==> flow/design.v <==
module system_bus
	#(parameter DATA_WIDTH = 8, 
	parameter ADDR_WIDTH = 14, 
	parameter NO_OF_MASTER = 4, 
	parameter NO_OF_SLAVE = 8,
	parameter [NO_OF_SLAVE*ADDR_WIDTH-1:0] SLAVE_BASE_ADDR = {14'd10, 14'd20, 14'd30, 14'd40, 14'd50, 14'd60, 14'd70, 14'd80}, 
	parameter [NO_OF_SLAVE*ADDR_WIDTH-1:0] SLAVE_END_ADDR = {14'd19, 14'd29, 14'd39, 14'd49, 14'd59, 14'd69, 14'd79, 14'd89}
	) 
	(
	input clk,
	input reset_n,
	input [ADDR_WIDTH*NO_OF_MASTER-1:0]  addr_avm, 
	output [DATA_WIDTH*NO_OF_MASTER-1:0]  readdata_avm,
	input [DATA_WIDTH*NO_OF_MASTER-1:0]  writedata_avm, 
	input [NO_OF_MASTER-1:0]  readen_avm,
	input [NO_OF_MASTER-1:0]  writeen_avm,
	output [NO_OF_MASTER-1:0]  readvalid_avm,
	output [NO_OF_MASTER-1:0]  writevalid_avm,
	input [NO_OF_MASTER-1:0]  waitrequest_avm,
	input [4*NO_OF_MASTER-1:0]priority_no,
	output [ADDR_WIDTH*NO_OF_SLAVE-1:0]  addr_avs,
	input [DATA_WIDTH*NO_OF_SLAVE-1:0]  readdata_avs,
	output [DATA_WIDTH*NO_OF_SLAVE-1:0]  writedata_avs,
	output [NO_OF_SLAVE-1:0]  readen_avs,
	output [NO_OF_SLAVE-1:0]  writeen_avs,
	input [NO_OF_SLAVE-1:0]  readvalid_avs,
	input [NO_OF_SLAVE-1:0]  writevalid_avs,
	output reg [NO_OF_SLAVE-1:0]  waitrequest_avs
	);
	reg [NO_OF_MASTER-1:0] readen_avm_last, writeen_avm_last, readen_avm_reg, writeen_avm_reg;
	reg [NO_OF_MASTER-1:0]  readvalid_avm_reg, readvalid_avm_reg_out, writevalid_avm_reg_out;
	reg [DATA_WIDTH-1:0]  readdata_avm_reg [NO_OF_MASTER-1:0];
	reg [7:0] readvalid_avs_last, writevalid_avs_last;
	reg [DATA_WIDTH-1:0]  readdata_avs_reg [NO_OF_SLAVE-1:0];
	reg [NO_OF_SLAVE-1:0] readvalid_avs_reg;
	reg [NO_OF_SLAVE-1:0] writevalid_avs_reg;
	wire [NO_OF_SLAVE:0] readvalid_avs_reg_x = {1'b0, readvalid_avs_reg};
	wire [NO_OF_SLAVE:0] writevalid_avs_reg_x = {1'b0, writevalid_avs_reg};
	reg [ADDR_WIDTH-1:0] addr_avs_reg [NO_OF_SLAVE-1:0];
	reg [DATA_WIDTH-1:0]  writedata_avs_reg [NO_OF_SLAVE-1:0];
	reg [NO_OF_SLAVE-1:0]  readen_avs_reg, writeen_avs_reg, readen_avs_reg_out, writeen_avs_reg_out;
	wire [ADDR_WIDTH-1:0] addr_avm_wire [NO_OF_MASTER-1:0];
	wire [DATA_WIDTH-1:0] writedata_avm_wire [NO_OF_MASTER-1:0];
	wire [3:0] priority_wire [NO_OF_MASTER-1:0];
	wire [4*NO_OF_MASTER-1:0] priority_no_with_active;
	reg [7:0] free_slaves;
	reg [3:0] last_state_stage_1_2;
	reg [1:0] master_slave_mux_master;
	reg [7:0] slave_master_demux_slave;
	reg [3:0] counter_s_p_master [NO_OF_MASTER-1:0];
	reg [3:0] value_s_p_master [NO_OF_MASTER-1:0];
	reg [7:0] slave_en_flag;
	reg [4:0] s_p_conversion_counter;
	reg [4:0] s_p_conversion_value;
	reg [3:0] s_p_conversion_counter_4;
	reg [3:0] s_p_conversion_value_4;
	reg stage_2_state;
	reg stage_4_state;
	reg [DATA_WIDTH + 2 - 1:0] shift_reg_slave;
	reg [DATA_WIDTH + ADDR_WIDTH + 2-1:0] shift_reg_master;
	reg [3:0] master_enable;
	reg [7:0] last_state_stage_3_4;
	reg [7:0] last_state_stage_3_4_single;
	reg [7:0] slave_active_stage_3;
	wire [31:0] slave_master_priority;
	wire [31:0] slave_master_priority_with_active;
	wire [3:0] master_enable_wire;
	wire m2s_serial_bus,s2m_serial_bus;
	wire [7:0] master_corresponding_slave [3:0];
	wire [3:0] master_active_stage_1;
	reg [3:0] mux_demux_slave_corresponding_master [7:0] ;
	reg [1:0] mux_demux_slave_corresponding_master_2bit [7:0] ;
	reg [2:0] master_corresponding_slave_3bit [NO_OF_MASTER-1:0];
	reg [4:0] counter_s_p_slave [NO_OF_SLAVE-1:0];
	reg [4:0] value_s_p_slave [NO_OF_SLAVE-1:0];
	reg [1:0] state_master_interface [NO_OF_MASTER-1:0];
	reg [1:0] state_slave_interface [NO_OF_SLAVE-1:0];
	reg [7:0] slave_master_mux_slave;
	reg [3:0] slave_master_mux_slave_3b;
	reg [3:0] slave_master_mux_slave_3b_tem;
	reg [3:0] master_releaser_stage;
	reg [7:0] slave_releaser_stage;
	assign master_active_stage_1=(readen_avm_reg | writeen_avm_reg) & (~last_state_stage_1_2) & (~{((master_corresponding_slave[3] & free_slaves) == 8'b0),((master_corresponding_slave[2] & free_slaves) == 8'b0),((master_corresponding_slave[1] & free_slaves) == 8'b0),((master_corresponding_slave[0] & free_slaves) == 8'b0)});
	assign slave_master_priority={priority_wire[mux_demux_slave_corresponding_master_2bit[7]],priority_wire[mux_demux_slave_corresponding_master_2bit[6]],priority_wire[mux_demux_slave_corresponding_master_2bit[5]],priority_wire[mux_demux_slave_corresponding_master_2bit[4]],priority_wire[mux_demux_slave_corresponding_master_2bit[3]],priority_wire[mux_demux_slave_corresponding_master_2bit[2]],priority_wire[mux_demux_slave_corresponding_master_2bit[1]],priority_wire[mux_demux_slave_corresponding_master_2bit[0]]};
	assign readen_avs = readen_avs_reg_out;
	assign writeen_avs = writeen_avs_reg_out;
	assign readvalid_avm=readvalid_avm_reg_out;
	assign writevalid_avm=writevalid_avm_reg_out;
	assign master_enable_wire=master_enable;
	assign m2s_serial_bus=shift_reg_master[DATA_WIDTH + ADDR_WIDTH + 1];
	assign s2m_serial_bus=shift_reg_slave[DATA_WIDTH + 1];
	genvar i, j, k;
	generate
		for ( i=0;i<NO_OF_MASTER;i=i+1)  
			begin : VECTORIZE_INTERFACE_SIGNALS
				assign priority_wire[i]=priority_no[i*4+3:i*4];
				assign addr_avm_wire[i]=addr_avm[(i+1)*ADDR_WIDTH-1:i*ADDR_WIDTH];
				assign writedata_avm_wire[i]=writedata_avm[(i+1)*DATA_WIDTH-1:i*DATA_WIDTH];
			end
		for ( k=0;k<NO_OF_MASTER;k=k+1)  
			begin : ADDRESS_DECODING_0  
				for ( i=0;i<NO_OF_SLAVE;i=i+1)
					begin : ADDRESS_DECODING_1
						assign master_corresponding_slave[k][i]=(addr_avm[ADDR_WIDTH*k-1+ADDR_WIDTH:ADDR_WIDTH*k] >= SLAVE_BASE_ADDR[(i+1)*ADDR_WIDTH-1:i*ADDR_WIDTH])? ((addr_avm[ADDR_WIDTH*k-1+ADDR_WIDTH:ADDR_WIDTH*k] <= SLAVE_END_ADDR[(i+1)*ADDR_WIDTH-1:i*ADDR_WIDTH])? 1'b1:1'b0):1'b0 ;
					end
			end
		for ( i=0;i<NO_OF_MASTER;i=i+1)  
			begin : BIT_CONVERSION_8_3
				always @(*)
					begin
						case(master_corresponding_slave[i])
							8'b00000001:
								begin
									master_corresponding_slave_3bit[i]=3'b000;
								end
							8'b00000010:
								begin
									master_corresponding_slave_3bit[i]=3'b001;
								end
							8'b00000100:
								begin
									master_corresponding_slave_3bit[i]=3'b010;
								end
							8'b00001000:
								begin
									master_corresponding_slave_3bit[i]=3'b011;
								end
							8'b00010000:
								begin
									master_corresponding_slave_3bit[i]=3'b100;
								end
							8'b00100000:
								begin
									master_corresponding_slave_3bit[i]=3'b101;
								end
							8'b01000000:
								begin
									master_corresponding_slave_3bit[i]=3'b110;
								end
							8'b10000000:
								begin
									master_corresponding_slave_3bit[i]=3'b111;
								end
							default:
								begin
									master_corresponding_slave_3bit[i]=3'b00;
								end
						endcase
					end
			end
		for ( i=0;i<NO_OF_MASTER;i=i+1)  
			begin : IDENTIFY_MASTER_REQUEST_DECTING_WITH_EDGE
				always @(posedge clk or negedge reset_n)
					if (~reset_n)
						begin
							readen_avm_reg[i]<=1'b0;
							writeen_avm_reg[i]<=1'b0;
						end
					else
					begin
						case({((~readen_avm_last[i]) & readen_avm[i]), master_releaser_stage[i]})
							2'b10,2'b11:
								begin
									readen_avm_reg[i]<=1'b1;
								end
							2'b01:
								begin
									readen_avm_reg[i]<=1'b0;
								end
							2'b00:
								begin
									readen_avm_reg[i]<=readen_avm_reg[i];
								end
							default:
								begin
									readen_avm_reg[i]<=1'b0;
								end
						endcase
						case({((~writeen_avm_last[i]) & writeen_avm[i]), master_releaser_stage[i]})
							2'b10,2'b11:
								begin
									writeen_avm_reg[i]<=1'b1;
								end
							2'b01:
								begin
									writeen_avm_reg[i]<=1'b0;
								end
							2'b00:
								begin
									writeen_avm_reg[i]<=writeen_avm_reg[i];
								end
							default:
								begin
									writeen_avm_reg[i]<=1'b0;
								end
						endcase
					end
			end
		for ( i=0;i<NO_OF_SLAVE;i=i+1)  
			begin : BIT_CONVERSION_4_2
				always @(*)
					begin
						case(mux_demux_slave_corresponding_master[i])
							4'b0001:
								begin
									mux_demux_slave_corresponding_master_2bit[i]=2'b00;
								end
							4'b0010:
								begin
									mux_demux_slave_corresponding_master_2bit[i]=2'b01;
								end
							4'b0100:
								begin
									mux_demux_slave_corresponding_master_2bit[i]=2'b10;
								end
							4'b1000:
								begin
									mux_demux_slave_corresponding_master_2bit[i]=2'b11;
								end
							default:
								begin
									mux_demux_slave_corresponding_master_2bit[i]=2'b00;
								end
						endcase
					end
			end
		for ( i=0;i<NO_OF_MASTER;i=i+1)  
			begin : DETECT_MASTER_REQUESTS_WITH_PRIORITY
				assign priority_no_with_active[i*4]=priority_no[i*4] & master_active_stage_1[i];
				assign priority_no_with_active[i*4+1]=priority_no[i*4+1] & master_active_stage_1[i];
				assign priority_no_with_active[i*4+2]=priority_no[i*4+2] & master_active_stage_1[i];
				assign priority_no_with_active[i*4+3]=priority_no[i*4+3] & master_active_stage_1[i];
			end
		for ( i=0;i<NO_OF_SLAVE;i=i+1)  
			begin : DETECT_SLAVE_READY_WITH_PRIORITY
				assign slave_master_priority_with_active[i*4]=slave_master_priority[i*4] & slave_active_stage_3[i];
				assign slave_master_priority_with_active[i*4+1]=slave_master_priority[i*4+1] & slave_active_stage_3[i];
				assign slave_master_priority_with_active[i*4+2]=slave_master_priority[i*4+2] & slave_active_stage_3[i];
				assign slave_master_priority_with_active[i*4+3]=slave_master_priority[i*4+3] & slave_active_stage_3[i];
			end
		for (i=0;i<NO_OF_SLAVE;i=i+1)  
			begin : SAMPLE_DATA_FROM_SLAVE_INTERFACE
				assign writedata_avs[(i+1)*DATA_WIDTH-1:i*DATA_WIDTH] = writedata_avs_reg[i];
				assign addr_avs[(i+1)*ADDR_WIDTH-1:i*ADDR_WIDTH]=addr_avs_reg[i]-SLAVE_BASE_ADDR[i];
				always @(posedge clk or negedge reset_n)	
					begin
						if (~reset_n)
							begin
								readvalid_avs_reg[i]<=1'b0;
								writevalid_avs_reg[i]<=1'b0;
								readdata_avs_reg[i]<=8'b0;
								waitrequest_avs[i]<=1'b0;
							end
						else	
							begin
								case ({(readvalid_avs[i] & (~readvalid_avs_last[i])),(writevalid_avs[i] & (~writevalid_avs_last[i]))})
									2'b11:
										begin
											readvalid_avs_reg[i]<=readvalid_avs[i];
											writevalid_avs_reg[i]<=writevalid_avs[i];
											readdata_avs_reg[i]<=readdata_avs[i*8+7:i*8];
											waitrequest_avs[i]<=1'b1;
										end
									2'b10:
										begin
											readvalid_avs_reg[i]<=readvalid_avs[i];
											writevalid_avs_reg[i]<=writevalid_avs[i];
											readdata_avs_reg[i]<=readdata_avs[i*8+7:i*8];
											waitrequest_avs[i]<=1'b1;
										end
									2'b01:
										begin
											readvalid_avs_reg[i]<=readvalid_avs[i];
											writevalid_avs_reg[i]<=writevalid_avs[i];
											readdata_avs_reg[i]<=readdata_avs_reg[i];
											waitrequest_avs[i]<=1'b1;
										end
									2'b00:
										begin
											readvalid_avs_reg[i]<=readvalid_avs_reg[i];
											writevalid_avs_reg[i]<=writevalid_avs_reg[i];
											readdata_avs_reg[i]<=readdata_avs_reg[i];
											waitrequest_avs[i]<=1'b0;
										end
									default:
										begin
											readvalid_avs_reg[i]<=1'b0;
											writevalid_avs_reg[i]<=1'b0;
											readdata_avs_reg[i]<=8'b0;
											waitrequest_avs[i]<=1'b0;
										end
								endcase
							end
					end
			end
		for (j=0;j<NO_OF_SLAVE;j=j+1)  
			begin : SERIAL_TO_PARALLEL_CONVERSION_AT_SLAVE_INTERFACES
				always @(posedge clk or negedge reset_n) 
					begin
						if(~reset_n)
							begin
								counter_s_p_slave[j]<=5'b0;
								value_s_p_slave[j]<=5'b0;	
								state_slave_interface[j]<=2'b0;
								writeen_avs_reg[j] <= 1'b0;
								readen_avs_reg[j] <= 1'b0;
								addr_avs_reg[j]<={ADDR_WIDTH{1'b0}};
								writedata_avs_reg[j]<=8'b0;
								writeen_avs_reg_out[j]<=1'b0;
								readen_avs_reg_out[j] <=1'b0;
							end
						else	
							begin
								case(state_slave_interface[j])
									2'b0:
										begin
											writeen_avs_reg[j] <= writeen_avs_reg[j];
											counter_s_p_slave[j]<=5'b0;
											writedata_avs_reg[j]<=writedata_avs_reg[j];
											addr_avs_reg[j]<=addr_avs_reg[j];
											value_s_p_slave[j]<=value_s_p_slave[j];
											if (slave_en_flag[j])
												begin
													state_slave_interface[j] <=2'b1;
													readen_avs_reg[j] <= m2s_serial_bus;
												end
											else
												begin
													state_slave_interface[j] <=2'b0;
													readen_avs_reg[j] <= 1'b0;
												end
											if (writeen_avs_reg_out[j] & writevalid_avs[j])
												begin
													writeen_avs_reg_out[j]<=1'b0;
												end
											else
												begin
													writeen_avs_reg_out[j]<=writeen_avs_reg_out[j];
												end
											if (readen_avs_reg_out[j] & readvalid_avs[j])
												begin
													readen_avs_reg_out[j] <=1'b0;
												end
											else
												begin
													readen_avs_reg_out[j] <=readen_avs_reg_out[j];
												end		
										end
									2'b01:
										begin
											writeen_avs_reg[j] <= m2s_serial_bus;
											readen_avs_reg[j] <= readen_avs_reg[j];			
											counter_s_p_slave[j]<=5'b0;
											state_slave_interface[j] <=2'b10;			
											writedata_avs_reg[j]<=writedata_avs_reg[j];
											addr_avs_reg[j]<=addr_avs_reg[j];			
											if(readen_avs_reg[j])
												begin
													value_s_p_slave[j]<=ADDR_WIDTH-1'b1;
												end
											else
												begin
													value_s_p_slave[j]<=ADDR_WIDTH+DATA_WIDTH-1'b1;
												end
											if (writeen_avs_reg_out[j] & writevalid_avs[j])
												begin
													writeen_avs_reg_out[j]<=1'b0;
												end
											else
												begin
													writeen_avs_reg_out[j]<=writeen_avs_reg_out[j];
												end
											if (readen_avs_reg_out[j] & readvalid_avs[j])
												begin
													readen_avs_reg_out[j] <=1'b0;
												end
											else
												begin
													readen_avs_reg_out[j] <=readen_avs_reg_out[j];
												end
										end
									2'b10:
										begin
											writeen_avs_reg[j] <= writeen_avs_reg[j];
											readen_avs_reg[j] <= readen_avs_reg[j];
											value_s_p_slave[j]<=value_s_p_slave[j];
											writedata_avs_reg[j]<={writedata_avs_reg[j],addr_avs_reg[j][ADDR_WIDTH-1]};			
											addr_avs_reg[j]<={addr_avs_reg[j],m2s_serial_bus};			
										if(value_s_p_slave[j] == counter_s_p_slave[j] )
											begin
												counter_s_p_slave[j]<=5'd0;
												writeen_avs_reg_out[j]<=writeen_avs_reg[j];
												readen_avs_reg_out[j] <= readen_avs_reg[j];
												state_slave_interface[j] <=2'b0;
											end
										else			
											begin
												counter_s_p_slave[j]<=counter_s_p_slave[j]+5'd1;
												writeen_avs_reg_out[j]<=writeen_avs_reg_out[j];
												readen_avs_reg_out[j] <=readen_avs_reg_out[j];
												state_slave_interface[j] <=2'b10;
											end					
										end
									default:
										begin
											counter_s_p_slave[j]<=5'b0;
											value_s_p_slave[j]<=5'b0;	
											state_slave_interface[j]<=2'b0;
											writeen_avs_reg[j] <= 1'b0;
											readen_avs_reg[j] <= 1'b0;
											addr_avs_reg[j]<={ADDR_WIDTH{1'b0}};
											writedata_avs_reg[j]<=8'b0;
											writeen_avs_reg_out[j]<=1'b0;
											readen_avs_reg_out[j] <=1'b0;
										end		
								endcase
							end
					end
		end
		for (j=0;j<NO_OF_MASTER;j=j+1) 
			begin : SERIAL_TO_PARALLEL_CONVERSION_AT_MASTER_INTERFACES
				assign readdata_avm[(j+1)*DATA_WIDTH-1:j*DATA_WIDTH]=readdata_avm_reg[j];
				always @(posedge clk or negedge reset_n) 
					begin
						if(~reset_n)
							begin
								counter_s_p_master[j]<=4'b0;
								value_s_p_master[j]<=4'b0;	
								state_master_interface[j]<=2'b0;
								readdata_avm_reg[j] <= 8'b0;
								readvalid_avm_reg[j] <= 1'b0;
								readvalid_avm_reg_out[j] <= 1'b0;
								writevalid_avm_reg_out[j] <= 1'b0;
							end
						else	
							begin
								case(state_master_interface[j])
									2'b0:
										begin
											counter_s_p_master[j]<=4'b0;
											value_s_p_master[j]<=value_s_p_master[j];
											readdata_avm_reg[j] <= readdata_avm_reg[j];
											if (master_enable_wire[j])
												begin
													state_master_interface[j] <=2'b1;
												end
											else
												begin
													state_master_interface[j] <=2'b0;
												end
											casex({master_enable_wire[j],(readen_avm[j] | writeen_avm[j] | waitrequest_avm[j])})
												2'b1x:
													begin
														readvalid_avm_reg[j] <= s2m_serial_bus;
														readvalid_avm_reg_out[j] <= 1'b0;
														writevalid_avm_reg_out[j] <= 1'b0;
													end
												2'b01:
													begin
														readvalid_avm_reg[j] <= readvalid_avm_reg[j];
														readvalid_avm_reg_out[j] <= readvalid_avm_reg_out[j];
														writevalid_avm_reg_out[j] <= writevalid_avm_reg_out[j];
													end
												2'b00:
													begin
														readvalid_avm_reg[j] <= 1'b0;
														readvalid_avm_reg_out[j] <= 1'b0;
														writevalid_avm_reg_out[j] <= 1'b0;
													end
												default:
													begin
														readvalid_avm_reg[j] <= 1'b0;
														readvalid_avm_reg_out[j] <= 1'b0;
														writevalid_avm_reg_out[j] <= 1'b0;
													end
											endcase
										end
									2'b01:
										begin
											counter_s_p_master[j]<=4'b0;
											readvalid_avm_reg[j] <= readvalid_avm_reg[j];
											if(readvalid_avm_reg[j])
												begin
													value_s_p_master[j]<=DATA_WIDTH-1'b1;
													state_master_interface[j] <=2'b10;
													writevalid_avm_reg_out[j] <= s2m_serial_bus;
												end
											else													
												begin
													value_s_p_master[j]<=4'd0;
													state_master_interface[j] <=2'b0;
													writevalid_avm_reg_out[j] <= s2m_serial_bus;
												end
											readvalid_avm_reg_out[j] <= 1'b0;
											readdata_avm_reg[j] <= readdata_avm_reg[j];
										end
									2'b10:
										begin
											value_s_p_master[j]<=value_s_p_master[j];
											readvalid_avm_reg[j] <= readvalid_avm_reg[j];
											readdata_avm_reg[j] <= {readdata_avm_reg[j],s2m_serial_bus}; 
											writevalid_avm_reg_out[j] <= 1'b0;
											if(value_s_p_master[j] == counter_s_p_master[j] )
												begin
													counter_s_p_master[j]<=4'd0;
													readvalid_avm_reg_out[j] <= readvalid_avm_reg[j];
													state_master_interface[j] <=2'b0;
												end
											else
												begin
													counter_s_p_master[j]<=counter_s_p_master[j]+4'd1;
													readvalid_avm_reg_out[j] <= 1'b0;
													state_master_interface[j] <=2'b10;
												end	
										end
									default:
										begin
											readdata_avm_reg[j] <= 8'b0;
											counter_s_p_master[j]<=4'b0;
											value_s_p_master[j]<=4'b0;	
											state_master_interface[j]<=2'b0;
											readvalid_avm_reg[j] <= 1'b0;
											readvalid_avm_reg_out[j] <= 1'b0;
											writevalid_avm_reg_out[j] <= 1'b0;
										end
								endcase
							end
					end
		end
	endgenerate
	always @(posedge clk or negedge reset_n)
		begin
			if(~reset_n)
				begin
					readvalid_avs_last<=8'b0;
					writevalid_avs_last<=8'b0;
					readen_avm_last<=8'b0;
					writeen_avm_last<=8'b0;
				end
			else
				begin
					readvalid_avs_last<=readvalid_avs;
					writevalid_avs_last<=writevalid_avs;
					readen_avm_last<=readen_avm;
					writeen_avm_last<=writeen_avm;
				end
		end
	always @(posedge clk or negedge reset_n) 
		begin
			if (~reset_n)
				begin
					master_slave_mux_master <=2'b0;
					slave_master_demux_slave<=8'b0;
					mux_demux_slave_corresponding_master[0] <= 4'b0;
					mux_demux_slave_corresponding_master[1] <= 4'b0;
					mux_demux_slave_corresponding_master[2] <= 4'b0;
					mux_demux_slave_corresponding_master[3] <= 4'b0;
					mux_demux_slave_corresponding_master[4] <= 4'b0;
					mux_demux_slave_corresponding_master[5] <= 4'b0;
					mux_demux_slave_corresponding_master[6] <= 4'b0;
					mux_demux_slave_corresponding_master[7] <= 4'b0;
				end
			else
				begin      
					casex({priority_no_with_active}) 
						16'b1000xxxxxxxxxxxx:
							begin
								master_slave_mux_master <=2'b11;
								slave_master_demux_slave<=master_corresponding_slave[3];
								mux_demux_slave_corresponding_master[master_corresponding_slave_3bit[3]] <= 4'b1000; 
							end
						16'b0xxx1000xxxxxxxx:
							begin
								master_slave_mux_master <=2'b10;
								slave_master_demux_slave<=master_corresponding_slave[2];
								mux_demux_slave_corresponding_master[master_corresponding_slave_3bit[2]] <= 4'b0100;
							end
						16'b0xxx0xxx1000xxxx:
							begin
								master_slave_mux_master <=2'b01;
								slave_master_demux_slave<=master_corresponding_slave[1];
								mux_demux_slave_corresponding_master[master_corresponding_slave_3bit[1]] <= 4'b0010;
							end
						16'b0xxx0xxx0xxx1000:
							begin
								master_slave_mux_master <=2'b0;
								slave_master_demux_slave<=master_corresponding_slave[0];
								mux_demux_slave_corresponding_master[master_corresponding_slave_3bit[0]] <= 4'b0001;
							end
						16'b01000xxx0xxx0xxx:
							begin
								master_slave_mux_master <=2'b11;
								slave_master_demux_slave<=master_corresponding_slave[3];
								mux_demux_slave_corresponding_master[master_corresponding_slave_3bit[3]] <= 4'b1000;
							end
						16'b00xx01000xxx0xxx:
							begin
								master_slave_mux_master <=2'b10;
								slave_master_demux_slave<=master_corresponding_slave[2];
								mux_demux_slave_corresponding_master[master_corresponding_slave_3bit[2]] <= 4'b0100;
							end
						16'b00xx00xx01000xxx:
							begin
								master_slave_mux_master <=2'b01;
								slave_master_demux_slave<=master_corresponding_slave[1];
								mux_demux_slave_corresponding_master[master_corresponding_slave_3bit[1]] <= 4'b0010;
							end
						16'b00xx00xx00xx0100:
							begin
								master_slave_mux_master <=2'b0;
								slave_master_demux_slave<=master_corresponding_slave[0];
								mux_demux_slave_corresponding_master[master_corresponding_slave_3bit[0]] <= 4'b0001;
							end
						16'b001000xx00xx00xx:
							begin
								master_slave_mux_master <=2'b11;
								slave_master_demux_slave<=master_corresponding_slave[3];
								mux_demux_slave_corresponding_master[master_corresponding_slave_3bit[3]] <= 4'b1000;
							end
						16'b000x001000xx00xx:
							begin
								master_slave_mux_master <=2'b10;
								slave_master_demux_slave<=master_corresponding_slave[2];
								mux_demux_slave_corresponding_master[master_corresponding_slave_3bit[2]] <= 4'b0100;
							end
						16'b000x000x001000xx:
							begin
								master_slave_mux_master <=2'b01;
								slave_master_demux_slave<=master_corresponding_slave[1];
								mux_demux_slave_corresponding_master[master_corresponding_slave_3bit[1]] <= 4'b0010;
							end
						16'b000x000x000x0010:
							begin
								master_slave_mux_master <=2'b0;
								slave_master_demux_slave<=master_corresponding_slave[0];
								mux_demux_slave_corresponding_master[master_corresponding_slave_3bit[0]] <= 4'b0001;
							end
						16'b0001000x000x000x:
							begin
								master_slave_mux_master <=2'b11;
								slave_master_demux_slave<=master_corresponding_slave[3];
								mux_demux_slave_corresponding_master[master_corresponding_slave_3bit[3]] <= 4'b1000;
							end
						16'b00000001000x000x:
							begin
								master_slave_mux_master <=2'b10;
								slave_master_demux_slave<=master_corresponding_slave[2];
								mux_demux_slave_corresponding_master[master_corresponding_slave_3bit[2]] <= 4'b0100;
							end
						16'b000000000001000x:
							begin
								master_slave_mux_master <=2'b01;  
								slave_master_demux_slave<=master_corresponding_slave[1];
								mux_demux_slave_corresponding_master[master_corresponding_slave_3bit[1]] <= 4'b0010;
							end
						16'b0000000000000001:
							begin
								master_slave_mux_master <=2'b0;
								slave_master_demux_slave<=master_corresponding_slave[0];
								mux_demux_slave_corresponding_master[master_corresponding_slave_3bit[0]] <= 4'b0001;
							end
						default:
							begin
								master_slave_mux_master <=2'b0;
								slave_master_demux_slave<=8'b0;
							end
					endcase
				end
		end
	always @(posedge clk or negedge reset_n) 
		begin
			if(~reset_n)
				begin
					slave_en_flag <= 8'b0;
					s_p_conversion_counter <= 5'b0;
					s_p_conversion_value<=5'b0;
					shift_reg_master<={(DATA_WIDTH+ADDR_WIDTH+2){1'b0}};
					last_state_stage_1_2<=4'b0;
					stage_2_state<=1'b0;
					free_slaves<=8'hff;
				end
			else
				begin
					case(stage_2_state)
						1'b0:  
							begin
								s_p_conversion_counter <= 5'b0;
								if (writeen_avm[master_slave_mux_master])
									begin
										s_p_conversion_value <= DATA_WIDTH+ADDR_WIDTH+1'b1; 
										shift_reg_master <= {readen_avm[master_slave_mux_master],writeen_avm[master_slave_mux_master] ,writedata_avm_wire[master_slave_mux_master], addr_avm_wire[master_slave_mux_master]};
									end
								else
									begin
										s_p_conversion_value <= ADDR_WIDTH+1'b1;
										shift_reg_master <= {readen_avm[master_slave_mux_master],writeen_avm[master_slave_mux_master] , addr_avm_wire[master_slave_mux_master], {DATA_WIDTH{1'b0}}};
									end
								if(slave_master_demux_slave!=8'b0)  
									begin 
										slave_en_flag <= slave_master_demux_slave;
										last_state_stage_1_2 <= (last_state_stage_1_2 ^ master_releaser_stage) | (1'b1 << master_slave_mux_master);
										stage_2_state <= 1'b1;
										free_slaves <= ((free_slaves|slave_releaser_stage) ^ slave_master_demux_slave);
									end
								else
									begin
										slave_en_flag<=8'b0;
										stage_2_state <= stage_2_state;
										last_state_stage_1_2 <= (last_state_stage_1_2 ^ master_releaser_stage);
										free_slaves <=(free_slaves|slave_releaser_stage);
									end
							end
						1'b1:
							begin
								s_p_conversion_value<=s_p_conversion_value;  
								slave_en_flag<=8'b0;
								last_state_stage_1_2 <= (last_state_stage_1_2 ^ master_releaser_stage);
								free_slaves<=(free_slaves|slave_releaser_stage);
								shift_reg_master<= {shift_reg_master[DATA_WIDTH+ADDR_WIDTH:0],1'b0};
								if(s_p_conversion_counter == s_p_conversion_value)
									begin
										stage_2_state <= 1'b0;
										s_p_conversion_counter <= 5'b0;
									end
								else
									begin
										stage_2_state <= stage_2_state;
										s_p_conversion_counter <= s_p_conversion_counter + 5'b1;
									end
							end
						default:
							begin
								slave_en_flag <= 8'b0;
								s_p_conversion_counter <= 5'b0;
								s_p_conversion_value<=5'b0;
								shift_reg_master<={(DATA_WIDTH+ADDR_WIDTH+2){1'b0}};
								last_state_stage_1_2<=4'b0;
								stage_2_state<=1'b0;
								free_slaves<=8'hff;
							end
					endcase
				end
		end
	always @(posedge clk or negedge reset_n)
		begin 
			if (~reset_n)
				begin
					slave_active_stage_3<=8'b0;
				end
			else
				begin
					slave_active_stage_3<=(slave_active_stage_3|(((~readvalid_avs_last) & readvalid_avs) |  ((~writevalid_avs_last) & writevalid_avs))) & (~last_state_stage_3_4);
				end
		end
	always @(posedge clk or negedge reset_n) 
		begin
			if (~reset_n)
				begin
					slave_master_mux_slave<=8'b0;
					slave_master_mux_slave_3b <= 4'b0;
				end
			else
				begin          
					if ((slave_master_priority_with_active & 32'b11110000000000000000000000000000) == 32'b10000000000000000000000000000000)
						begin
							slave_master_mux_slave<=8'b10000000; slave_master_mux_slave_3b <= 4'b111;
						end
					else if ((slave_master_priority_with_active & 32'b10001111000000000000000000000000) == 32'b00001000000000000000000000000000)
						begin
							slave_master_mux_slave<=8'b01000000; slave_master_mux_slave_3b <= 4'b110;
						end
					else if ((slave_master_priority_with_active & 32'b10001000111100000000000000000000) == 32'b00000000100000000000000000000000)
						begin
							slave_master_mux_slave<=8'b00100000; slave_master_mux_slave_3b <= 4'b101;
						end
					else if ((slave_master_priority_with_active & 32'b10001000100011110000000000000000) == 32'b00000000000010000000000000000000)
						begin
							slave_master_mux_slave<=8'b00010000; slave_master_mux_slave_3b <= 4'b100;
						end
					else if ((slave_master_priority_with_active & 32'b10001000100010001111000000000000) == 32'b00000000000000001000000000000000)
						begin
							slave_master_mux_slave<=8'b00001000; slave_master_mux_slave_3b <= 4'b011;
						end
					else if ((slave_master_priority_with_active & 32'b10001000100010001000111100000000) == 32'b00000000000000000000100000000000)
						begin
							slave_master_mux_slave<=8'b00000100; slave_master_mux_slave_3b <= 4'b010;
						end
					else if ((slave_master_priority_with_active & 32'b10001000100010001000100011110000) == 32'b00000000000000000000000010000000)
						begin
							slave_master_mux_slave<=8'b00000010; slave_master_mux_slave_3b <= 4'b001;
						end
					else if ((slave_master_priority_with_active & 32'b10001000100010001000100010001111) == 32'b00000000000000000000000000001000)
						begin
							slave_master_mux_slave<=8'b00000001; slave_master_mux_slave_3b <= 4'b000;
						end
					else if ((slave_master_priority_with_active & 32'b11111000100010001000100010001000) == 32'b01000000000000000000000000000000)
						begin
							slave_master_mux_slave<=8'b10000000; slave_master_mux_slave_3b <= 4'b111;
						end
					else if ((slave_master_priority_with_active & 32'b11001111100010001000100010001000) == 32'b00000100000000000000000000000000)
						begin
							slave_master_mux_slave<=8'b01000000; slave_master_mux_slave_3b <= 4'b110;
						end
					else if ((slave_master_priority_with_active & 32'b11001100111110001000100010001000) == 32'b00000000010000000000000000000000)
						begin
							slave_master_mux_slave<=8'b00100000; slave_master_mux_slave_3b <= 4'b101;
						end
					else if ((slave_master_priority_with_active & 32'b11001100110011111000100010001000) == 32'b00000000000001000000000000000000)
						begin
							slave_master_mux_slave<=8'b00010000; slave_master_mux_slave_3b <= 4'b100;
						end
					else if ((slave_master_priority_with_active & 32'b11001100110011001111100010001000) == 32'b00000000000000000100000000000000)
						begin
							slave_master_mux_slave<=8'b00001000; slave_master_mux_slave_3b <= 4'b011;
						end
					else if ((slave_master_priority_with_active & 32'b11001100110011001100111110001000) == 32'b00000000000000000000010000000000)
						begin
							slave_master_mux_slave<=8'b00000100; slave_master_mux_slave_3b <= 4'b010;
						end
					else if ((slave_master_priority_with_active & 32'b11001100110011001100110011111000) == 32'b00000000000000000000000001000000)
						begin
							slave_master_mux_slave<=8'b00000010; slave_master_mux_slave_3b <= 4'b001;
						end
					else if ((slave_master_priority_with_active & 32'b11001100110011001100110011001111) == 32'b00000000000000000000000000000100)
						begin
							slave_master_mux_slave<=8'b00000001; slave_master_mux_slave_3b <= 4'b000;
						end
					else if ((slave_master_priority_with_active & 32'b11111100110011001100110011001100) == 32'b00100000000000000000000000000000)
						begin
							slave_master_mux_slave<=8'b10000000; slave_master_mux_slave_3b <= 4'b111;
						end
					else if ((slave_master_priority_with_active & 32'b11101111110011001100110011001100) == 32'b00000010000000000000000000000000)
						begin
							slave_master_mux_slave<=8'b01000000; slave_master_mux_slave_3b <= 4'b110;
						end
					else if ((slave_master_priority_with_active & 32'b11101110111111001100110011001100) == 32'b00000000001000000000000000000000)
						begin
							slave_master_mux_slave<=8'b00100000; slave_master_mux_slave_3b <= 4'b101;
						end
					else if ((slave_master_priority_with_active & 32'b11101110111011111100110011001100) == 32'b00000000000000100000000000000000)
						begin
							slave_master_mux_slave<=8'b00010000; slave_master_mux_slave_3b <= 4'b100;
						end
					else if ((slave_master_priority_with_active & 32'b11101110111011101111110011001100) == 32'b00000000000000000010000000000000)
						begin
							slave_master_mux_slave<=8'b00001000; slave_master_mux_slave_3b <= 4'b011;
						end
					else if ((slave_master_priority_with_active & 32'b11101110111011101110111111001100) == 32'b00000000000000000000001000000000)
						begin
							slave_master_mux_slave<=8'b00000100; slave_master_mux_slave_3b <= 4'b010;
						end
					else if ((slave_master_priority_with_active & 32'b11101110111011101110111011111100) == 32'b00000000000000000000000000100000)
						begin
							slave_master_mux_slave<=8'b00000010; slave_master_mux_slave_3b <= 4'b001;
						end
					else if ((slave_master_priority_with_active & 32'b11101110111011101110111011101111) == 32'b00000000000000000000000000000010)
						begin
							slave_master_mux_slave<=8'b00000001; slave_master_mux_slave_3b <= 4'b000;
						end
					else if ((slave_master_priority_with_active & 32'b11111110111011101110111011101110) == 32'b00010000000000000000000000000000)
						begin
							slave_master_mux_slave<=8'b10000000; slave_master_mux_slave_3b <= 4'b111;
						end
					else if ((slave_master_priority_with_active & 32'b11111111111011101110111011101110) == 32'b00000001000000000000000000000000)
						begin
							slave_master_mux_slave<=8'b01000000; slave_master_mux_slave_3b <= 4'b110;
						end
					else if ((slave_master_priority_with_active & 32'b11111111111111101110111011101110) == 32'b00000000000100000000000000000000)
						begin
							slave_master_mux_slave<=8'b00100000; slave_master_mux_slave_3b <= 4'b101;
						end
					else if ((slave_master_priority_with_active & 32'b11111111111111111110111011101110) == 32'b00000000000000010000000000000000)
						begin
							slave_master_mux_slave<=8'b00010000; slave_master_mux_slave_3b <= 4'b100;
						end
					else if ((slave_master_priority_with_active & 32'b11111111111111111111111011101110) == 32'b00000000000000000001000000000000)
						begin
							slave_master_mux_slave<=8'b00001000; slave_master_mux_slave_3b <= 4'b011;
						end
					else if ((slave_master_priority_with_active & 32'b11111111111111111111111111101110) == 32'b00000000000000000000000100000000)
						begin
							slave_master_mux_slave<=8'b00000100; slave_master_mux_slave_3b <= 4'b010;
						end
					else if ((slave_master_priority_with_active & 32'b11111111111111111111111111111110) == 32'b00000000000000000000000000010000)
						begin
							slave_master_mux_slave<=8'b00000010; slave_master_mux_slave_3b <= 4'b001;
						end
					else if ((slave_master_priority_with_active & 32'b11111111111111111111111111111111) == 32'b00000000000000000000000000000001)
						begin
							slave_master_mux_slave<=8'b00000001; slave_master_mux_slave_3b <= 4'b000;
						end
					else
						begin
							slave_master_mux_slave<=8'b0; slave_master_mux_slave_3b <= 4'b1000;
						end
				end
		end
	always @(posedge clk or negedge reset_n) 
		begin
			if(!reset_n)
				begin
					s_p_conversion_counter_4 <= 4'b0;
					s_p_conversion_value_4 <= 4'b0;
					stage_4_state <= 1'b0;
					shift_reg_slave <= {(DATA_WIDTH + 2){1'b0}}; 
					last_state_stage_3_4<=8'b0;
					last_state_stage_3_4_single<=8'b0;
					master_enable<=4'b0;
					slave_master_mux_slave_3b_tem<=4'b0;
				end
			else
				begin
					case(stage_4_state)
						1'b0:
							begin
								last_state_stage_3_4_single<=8'b0;
								s_p_conversion_counter_4 <= 4'b0;
								if (readvalid_avs_reg_x[slave_master_mux_slave_3b])
									begin
										shift_reg_slave <= {readvalid_avs_reg_x[slave_master_mux_slave_3b], writevalid_avs_reg_x[slave_master_mux_slave_3b], readdata_avs_reg[slave_master_mux_slave_3b]};
										s_p_conversion_value_4 <= DATA_WIDTH+1'b1;
									end
								else
									begin
										shift_reg_slave <= {readvalid_avs_reg_x[slave_master_mux_slave_3b], writevalid_avs_reg_x[slave_master_mux_slave_3b],{DATA_WIDTH{1'b0}}};
										s_p_conversion_value_4 <= 4'd1;
									end
								if(slave_master_mux_slave!=8'b0)
									begin
										stage_4_state <= 1'b1;
										last_state_stage_3_4<=(last_state_stage_3_4^slave_releaser_stage)| (1'b1 << slave_master_mux_slave_3b);
										master_enable<=mux_demux_slave_corresponding_master[slave_master_mux_slave_3b];
									end
								else
									begin
										stage_4_state <= stage_4_state;
										last_state_stage_3_4<=(last_state_stage_3_4^slave_releaser_stage);
										master_enable<=4'b0;
									end
								slave_master_mux_slave_3b_tem<=slave_master_mux_slave_3b;
							end
						1'b1:
							begin
								slave_master_mux_slave_3b_tem<=slave_master_mux_slave_3b_tem;
								master_enable<=4'b0;
								shift_reg_slave[DATA_WIDTH + 1:0] <= {shift_reg_slave[DATA_WIDTH:0],1'b0};
								last_state_stage_3_4<=(last_state_stage_3_4^slave_releaser_stage);
								if(s_p_conversion_counter_4 == s_p_conversion_value_4)
									begin
										stage_4_state <= 1'b0;
										s_p_conversion_counter_4 <= 4'b0;
										last_state_stage_3_4_single<=(1'b1 << slave_master_mux_slave_3b_tem);
									end
								else
									begin
										stage_4_state <= stage_4_state;
										s_p_conversion_counter_4 <= s_p_conversion_counter_4 + 4'b1;
										last_state_stage_3_4_single<=8'b0;
									end
							end
					endcase
				end
		end
		always @(posedge clk or negedge reset_n)  
			begin
				if (~reset_n)
					begin
						master_releaser_stage<=4'b0;
						slave_releaser_stage<=8'b0;
					end
				else
					begin
						case(last_state_stage_3_4_single)
							8'b10000000:
								begin
									master_releaser_stage<=mux_demux_slave_corresponding_master[7];
									slave_releaser_stage<=8'b10000000;
								end
							8'b01000000:
								begin
									master_releaser_stage<=mux_demux_slave_corresponding_master[6];
									slave_releaser_stage<=8'b01000000;
								end
							8'b00100000:
								begin
									master_releaser_stage<=mux_demux_slave_corresponding_master[5];
									slave_releaser_stage<=8'b00100000;
								end
							8'b00010000:
								begin
									master_releaser_stage<=mux_demux_slave_corresponding_master[4];
									slave_releaser_stage<=8'b00010000;
								end
							8'b00001000:
								begin
									master_releaser_stage<=mux_demux_slave_corresponding_master[3];
									slave_releaser_stage<=8'b00001000;
								end
							8'b00000100:
								begin
									master_releaser_stage<=mux_demux_slave_corresponding_master[2];
									slave_releaser_stage<=8'b00000100;
								end
							8'b00000010:
								begin
									master_releaser_stage<=mux_demux_slave_corresponding_master[1];
									slave_releaser_stage<=8'b00000010;
								end
							8'b00000001:
								begin
									master_releaser_stage<=mux_demux_slave_corresponding_master[0];
									slave_releaser_stage<=8'b00000001;
								end
							default:
								begin
									master_releaser_stage<=4'b0;
									slave_releaser_stage<=8'b0;
								end
						endcase		
					end
			end
endmodule
; ---- Tool chain data of system_bus
; What the tools print for system_bus, step after step.
; Lines are those of the file above, counted from 1.
; Library cell names are shortened.
; The mark -- stands for no value.
[setup]
top = system_bus
clk_port = clk
library = sky130hd
pvt_corner = tt_025C_1v80

; ---- After elaboration
; Counts by Yosys on the flattened word-level netlist (proc, flatten, opt, wreduce). Print and check cells are left out. Cells with the same type and inputs are merged into one.
[word_totals]
in_bits = 198
regBits = 680
[classes]
n_mux = 470
reduce_and_logical = 157
logic = 149
n_eq = 320
n_shift = 7
n_cmp = 64
addsub = 16
[op_table]
columns = cell, count
row1 = two-way mux 4 bit, 78
row2 = two-way mux 8 bit, 37
row3 = case mux 8 bit (select 2 bit), 16
row4 = case mux 4 bit (select 4 bit), 16
row5 = case mux 14 bit (select 2 bit), 8
row6 = >= comparator 14 x 6 -> 1 bit with constant B, 12
row7 = less-or-equal comparator 14 x 6 -> 1 bit with constant B, 12
row8 = less-or-equal comparator 14 x 7 -> 1 bit with constant B, 12
row9 = two-way mux 1 bit, 145
row10 = two-way mux 5 bit, 28
row11 = case mux 1 bit (select 2 bit), 66
row12 = OR reduction 2 bit, 64
row13 = case mux 8 bit (select 8 bit), 2
row14 = case mux 2 bit (select 3 bit), 21
row15 = equality test 2 bit with constant B, 62
row16 = >= comparator 14 x 5 -> 1 bit with constant B, 8
row17 = less-or-equal comparator 14 x 5 -> 1 bit with constant B, 8
row18 = >= comparator 14 x 7 -> 1 bit with constant B, 8
row19 = inequality test 2 x 1 -> 1 bit with constant B, 48
row20 = case mux 5 bit (select 2 bit), 9
row21 = AND 1 bit, 88
row22 = case mux 3 bit (select 7 bit), 4
row23 = equality test 2 x 1 -> 1 bit with constant B, 41
row24 = zero test 2 bit, 41
row25 = case mux 8 bit (select 4 bit), 2
row26 = case mux 4 bit (select 8 bit), 2
row27 = equality test 3 bit with constant B, 20
row28 = >= comparator 14 x 4 -> 1 bit with constant B, 4
; Not listed: further kinds 90, cells in them 321.

; ---- Depth
; Depth = most cells in a row (Yosys ltp): at word level without a register or memory, in the mapped netlist without a sequential cell, where the memories' decode and read muxes count.
[logic_depth]
depth_word = 38
abc_area = 1
mapped_depth = 24
ltp_nobuf = 24

; ---- Synthesis result
; The flow's flattened synthesis, as Yosys stat reports it; memories are mapped. The netlist is that of the ABC_AREA named above (0 if unset); the other value can give another one.
; Totals and module areas in this step are rounded.
[synth_totals]
flip_flops = 660
n_buf = 146
cells = 4150
synth_area_um2 = 33850
[types]
columns = type, count
row1 = dfrtp_1, 640
row2 = nand2_1, 704
row3 = inv_1, 523
row4 = nand3_1, 380
row5 = nor2_1, 460
row6 = o21ai_0, 345
row7 = nand4_1, 162
row8 = mux2_2, 48
row9 = dfstp_2, 20
row10 = o31ai_1, 69
row11 = xor2_1, 55
row12 = a21oi_1, 90
row13 = clkbuf_1, 119
row14 = a221oi_1, 41
row15 = nor3_1, 71
row16 = xnor2_1, 38
row17 = o22ai_1, 38
row18 = ha_1, 16
; Not listed: further types 46, cells in them 331.

; ---- Worst setup path after synthesis
; OpenSTA on the mapped netlist: ideal clock, no wires. The path of least setup slack (recovery checks aside). Input and output delay are each 20% of the period. Register names are those of the netlist, which keeps one name where synthesis merged equal registers.
[synth_timing]
kind = input port to flip-flop
startpoint = input port addr_avm[3]
endpoint = register mux_demux_slave_corresponding_master[5][3]
t_required_ps = 6882
clock_period_ps = 7000
slack_ps = 3555
setup_time_ps = 118
n_path_buf = 2
launch_ps = 1400
stages = 22
in_delay_ps = 1400
t_arrival_ps = 3328
delay_ps = 2046
period_less_setup_slack_ps = 3445
; "delay_ps" = arrival - input delay + setup time.
; "stages" counts driving pins, that of a launching flip-flop among them; a cell with two outputs on the path counts twice.
; "period_less_setup_slack_ps" is the clock period less the worst setup slack; recovery checks do not enter. This is arithmetic on one report: input and output delays are still those of the set period (20% each).
; Between the ends stands the longest chain of elaborated cells between them, by number of cells; it is not shown to be the way that was timed. Of several equally long chains one is given.
; A line is the first line of the expression or statement that the cell stems from. Yosys adds cells for indexed reads and writes and turns some case tables into memories.
; A register here has more assigning lines than the two given.
[synth_via]
path_cell_list = buf_2 nor2_2 nand2_1 nand2_1 nor2_4 nand2_1 nand2_1 nor2_1 nand4_4 nand3_4 nand2_1 inv_2 nand2_1 inv_2 nand3_2 nand3_4 buf_6 nand3_2 nand2_1 inv_2 nand3_1 nand2_1
elab_chain_len = 12
[synth_rtl]
columns = element, line
row1 = start: declaration, 12  ; input [ADDR_WIDTH*NO_OF_MASTER-1:0] addr_avm,
row2 = less-or-equal comparator 14 x 7 -> 1 bit, 104  ; assign master_corresponding_slave[k][i]=(addr_avm[ADDR_WIDTH*k-1+ADDR_WIDTH:ADDR_WIDTH*k] >= SLAVE_BASE_ADDR[( ...
row3 = two-way mux 1 bit (2 in a row), 104
row4 = AND 8 bit, 83  ; assign master_active_stage_1=(readen_avm_reg | writeen_avm_reg) & (~last_state_stage_1_2) & (~{((master_corres ...
row5 = zero test 8 bit, 83
row6 = inverter 4 bit, 83
row7 = AND 4 bit, 83
row8 = AND 1 bit, 229  ; assign priority_no_with_active[i*4]=priority_no[i*4] & master_active_stage_1[i];
row9 = equality test 16 x 1 -> 1 bit, 565  ; casex({priority_no_with_active})
row10 = OR reduction 4 bit, --
row11 = inequality test 2 x 1 -> 1 bit, --
row12 = AND reduction 5 bit, --
row13 = end: assignment, 559  ; mux_demux_slave_corresponding_master[5] <= 4'b0;
row14 = end: assignment, 570  ; mux_demux_slave_corresponding_master[master_corresponding_slave_3bit[3]] <= 4'b1000;
row15 = end: declaration, 71  ; reg [3:0] mux_demux_slave_corresponding_master [7:0] ;

; ---- Path in the finished layout
; From the final timing report of stored run 1: the path of least setup slack in the routed layout; clock arrival at registers is part of the times.
; The path's times are printed in steps of 10 ps; the period is the one set.
[layout_timing]
kind = flip-flop to output port
startpoint = register addr_avs_reg[6][0]
endpoint = output port addr_avs[92]
t_required_ps = 4260
n_path_buf = 1
launch_ps = 790
t_arrival_ps = 2730
slack_ps = 1530
clock_period_ps = 5330
stages = 7
; Between the ends stands the longest chain of elaborated cells between them, by number of cells; it is not shown to be the way that was timed. Of several equally long chains one is given.
; A register here has more assigning lines than the two given.
[layout_via]
path_cell_list = dfrtp_2 inv_2 ha_1 nand3_1 nor3_2 xor2_1 clkdlybuf4s50_1
elab_chain_len = 1
[layout_rtl]
columns = element, line
row1 = start: declaration, 39  ; reg [ADDR_WIDTH-1:0] addr_avs_reg [NO_OF_SLAVE-1:0];
row2 = start: assignment, 307  ; addr_avs_reg[j]<={ADDR_WIDTH{1'b0}};
row3 = start: assignment, 388  ; addr_avs_reg[j]<={addr_avs_reg[j],m2s_serial_bus};
row4 = subtractor 14 x 1 -> 14 bit, 244  ; assign addr_avs[(i+1)*ADDR_WIDTH-1:i*ADDR_WIDTH]=addr_avs_reg[i]-SLAVE_BASE_ADDR[i];
row5 = end: declaration, 21  ; output [ADDR_WIDTH*NO_OF_SLAVE-1:0] addr_avs,

; Flow measurements of system_bus on sky130hd: 4 stored runs with different settings, listed in no order. Input and output delays are each 20% of the period that was set; the output load is 0.01 pF.
; "power_total_mw" is the tool's figure for a default switching activity; nothing was simulated.
; Values from the reports are rounded here.

[stored run 1: settings]
ABC_AREA = 1
CAP_MARGIN = 25
CELL_PAD_IN_SITES_DETAIL_PLACEMENT = 0
CELL_PAD_IN_SITES_GLOBAL_PLACEMENT = 1
CORE_ASPECT_RATIO = 0.85
CORE_MARGIN = 4
CORE_UTILIZATION = 17
CTS_CLUSTER_DIAMETER = 32
CTS_CLUSTER_SIZE = 72
GPL_ROUTABILITY_DRIVEN = 0
GPL_TIMING_DRIVEN = 1
HOLD_SLACK_MARGIN = 0.02
MAX_ROUTING_LAYER = met5
MIN_ROUTING_LAYER = met1
PLACE_DENSITY_LB_ADDON = 0.09
SETUP_SLACK_MARGIN = 1.43
SLEW_MARGIN = 0
TNS_END_PERCENT = 30
period_ns = 5.33
[stored run 1: results]
fin_util_pct = 24.9
design_die_area_um2 = 206400
synthArea_um2 = 33850
fin_ws_ps = 1533
power_total_mw = 19.50

[stored run 2: settings]
ABC_AREA = 1
CAP_MARGIN = 25
CELL_PAD_IN_SITES_DETAIL_PLACEMENT = 0
CELL_PAD_IN_SITES_GLOBAL_PLACEMENT = 1
CORE_ASPECT_RATIO = 0.85
CORE_MARGIN = 4
CORE_UTILIZATION = 17
CTS_CLUSTER_SIZE = 72
GPL_ROUTABILITY_DRIVEN = 0
GPL_TIMING_DRIVEN = 0
HOLD_SLACK_MARGIN = 0.02
MAX_ROUTING_LAYER = met5
MIN_ROUTING_LAYER = met2
PLACE_DENSITY_LB_ADDON = 0.09
SETUP_SLACK_MARGIN = 1.43
SLEW_MARGIN = 0
TNS_END_PERCENT = 30
period_ns = 5.33
[stored run 2: results]
fin_util_pct = 23.1
design_die_area_um2 = 206400
synthArea_um2 = 33850
fin_ws_ps = 1398
power_total_mw = 13.26

[stored run 3: settings]
CORE_UTILIZATION = 26
PLACE_DENSITY = 0.6
period_ns = 5.19
CAP_MARGIN = 20
CORE_MARGIN = 2
SLEW_MARGIN = 20
[stored run 3: results]
fin_util_pct = 33.4
design_die_area_um2 = 125500
synthArea_um2 = 31880
fin_ws_ps = 760
power_total_mw = 13.55

[stored run 4: settings]
ABC_AREA = 1
CAP_MARGIN = 25
CELL_PAD_IN_SITES_DETAIL_PLACEMENT = 0
CELL_PAD_IN_SITES_GLOBAL_PLACEMENT = 1
CORE_ASPECT_RATIO = 0.85
CORE_MARGIN = 4
CORE_UTILIZATION = 17
CTS_CLUSTER_SIZE = 72
GPL_ROUTABILITY_DRIVEN = 0
HOLD_SLACK_MARGIN = 0.02
MAX_ROUTING_LAYER = met5
PLACE_DENSITY_LB_ADDON = 0.09
SETUP_SLACK_MARGIN = 1.43
SLEW_MARGIN = 15
TNS_END_PERCENT = 30
period_ns = 5.33
[stored run 4: results]
fin_util_pct = 22.8
design_die_area_um2 = 206400
synthArea_um2 = 33850
fin_ws_ps = 1449
power_total_mw = 13.07
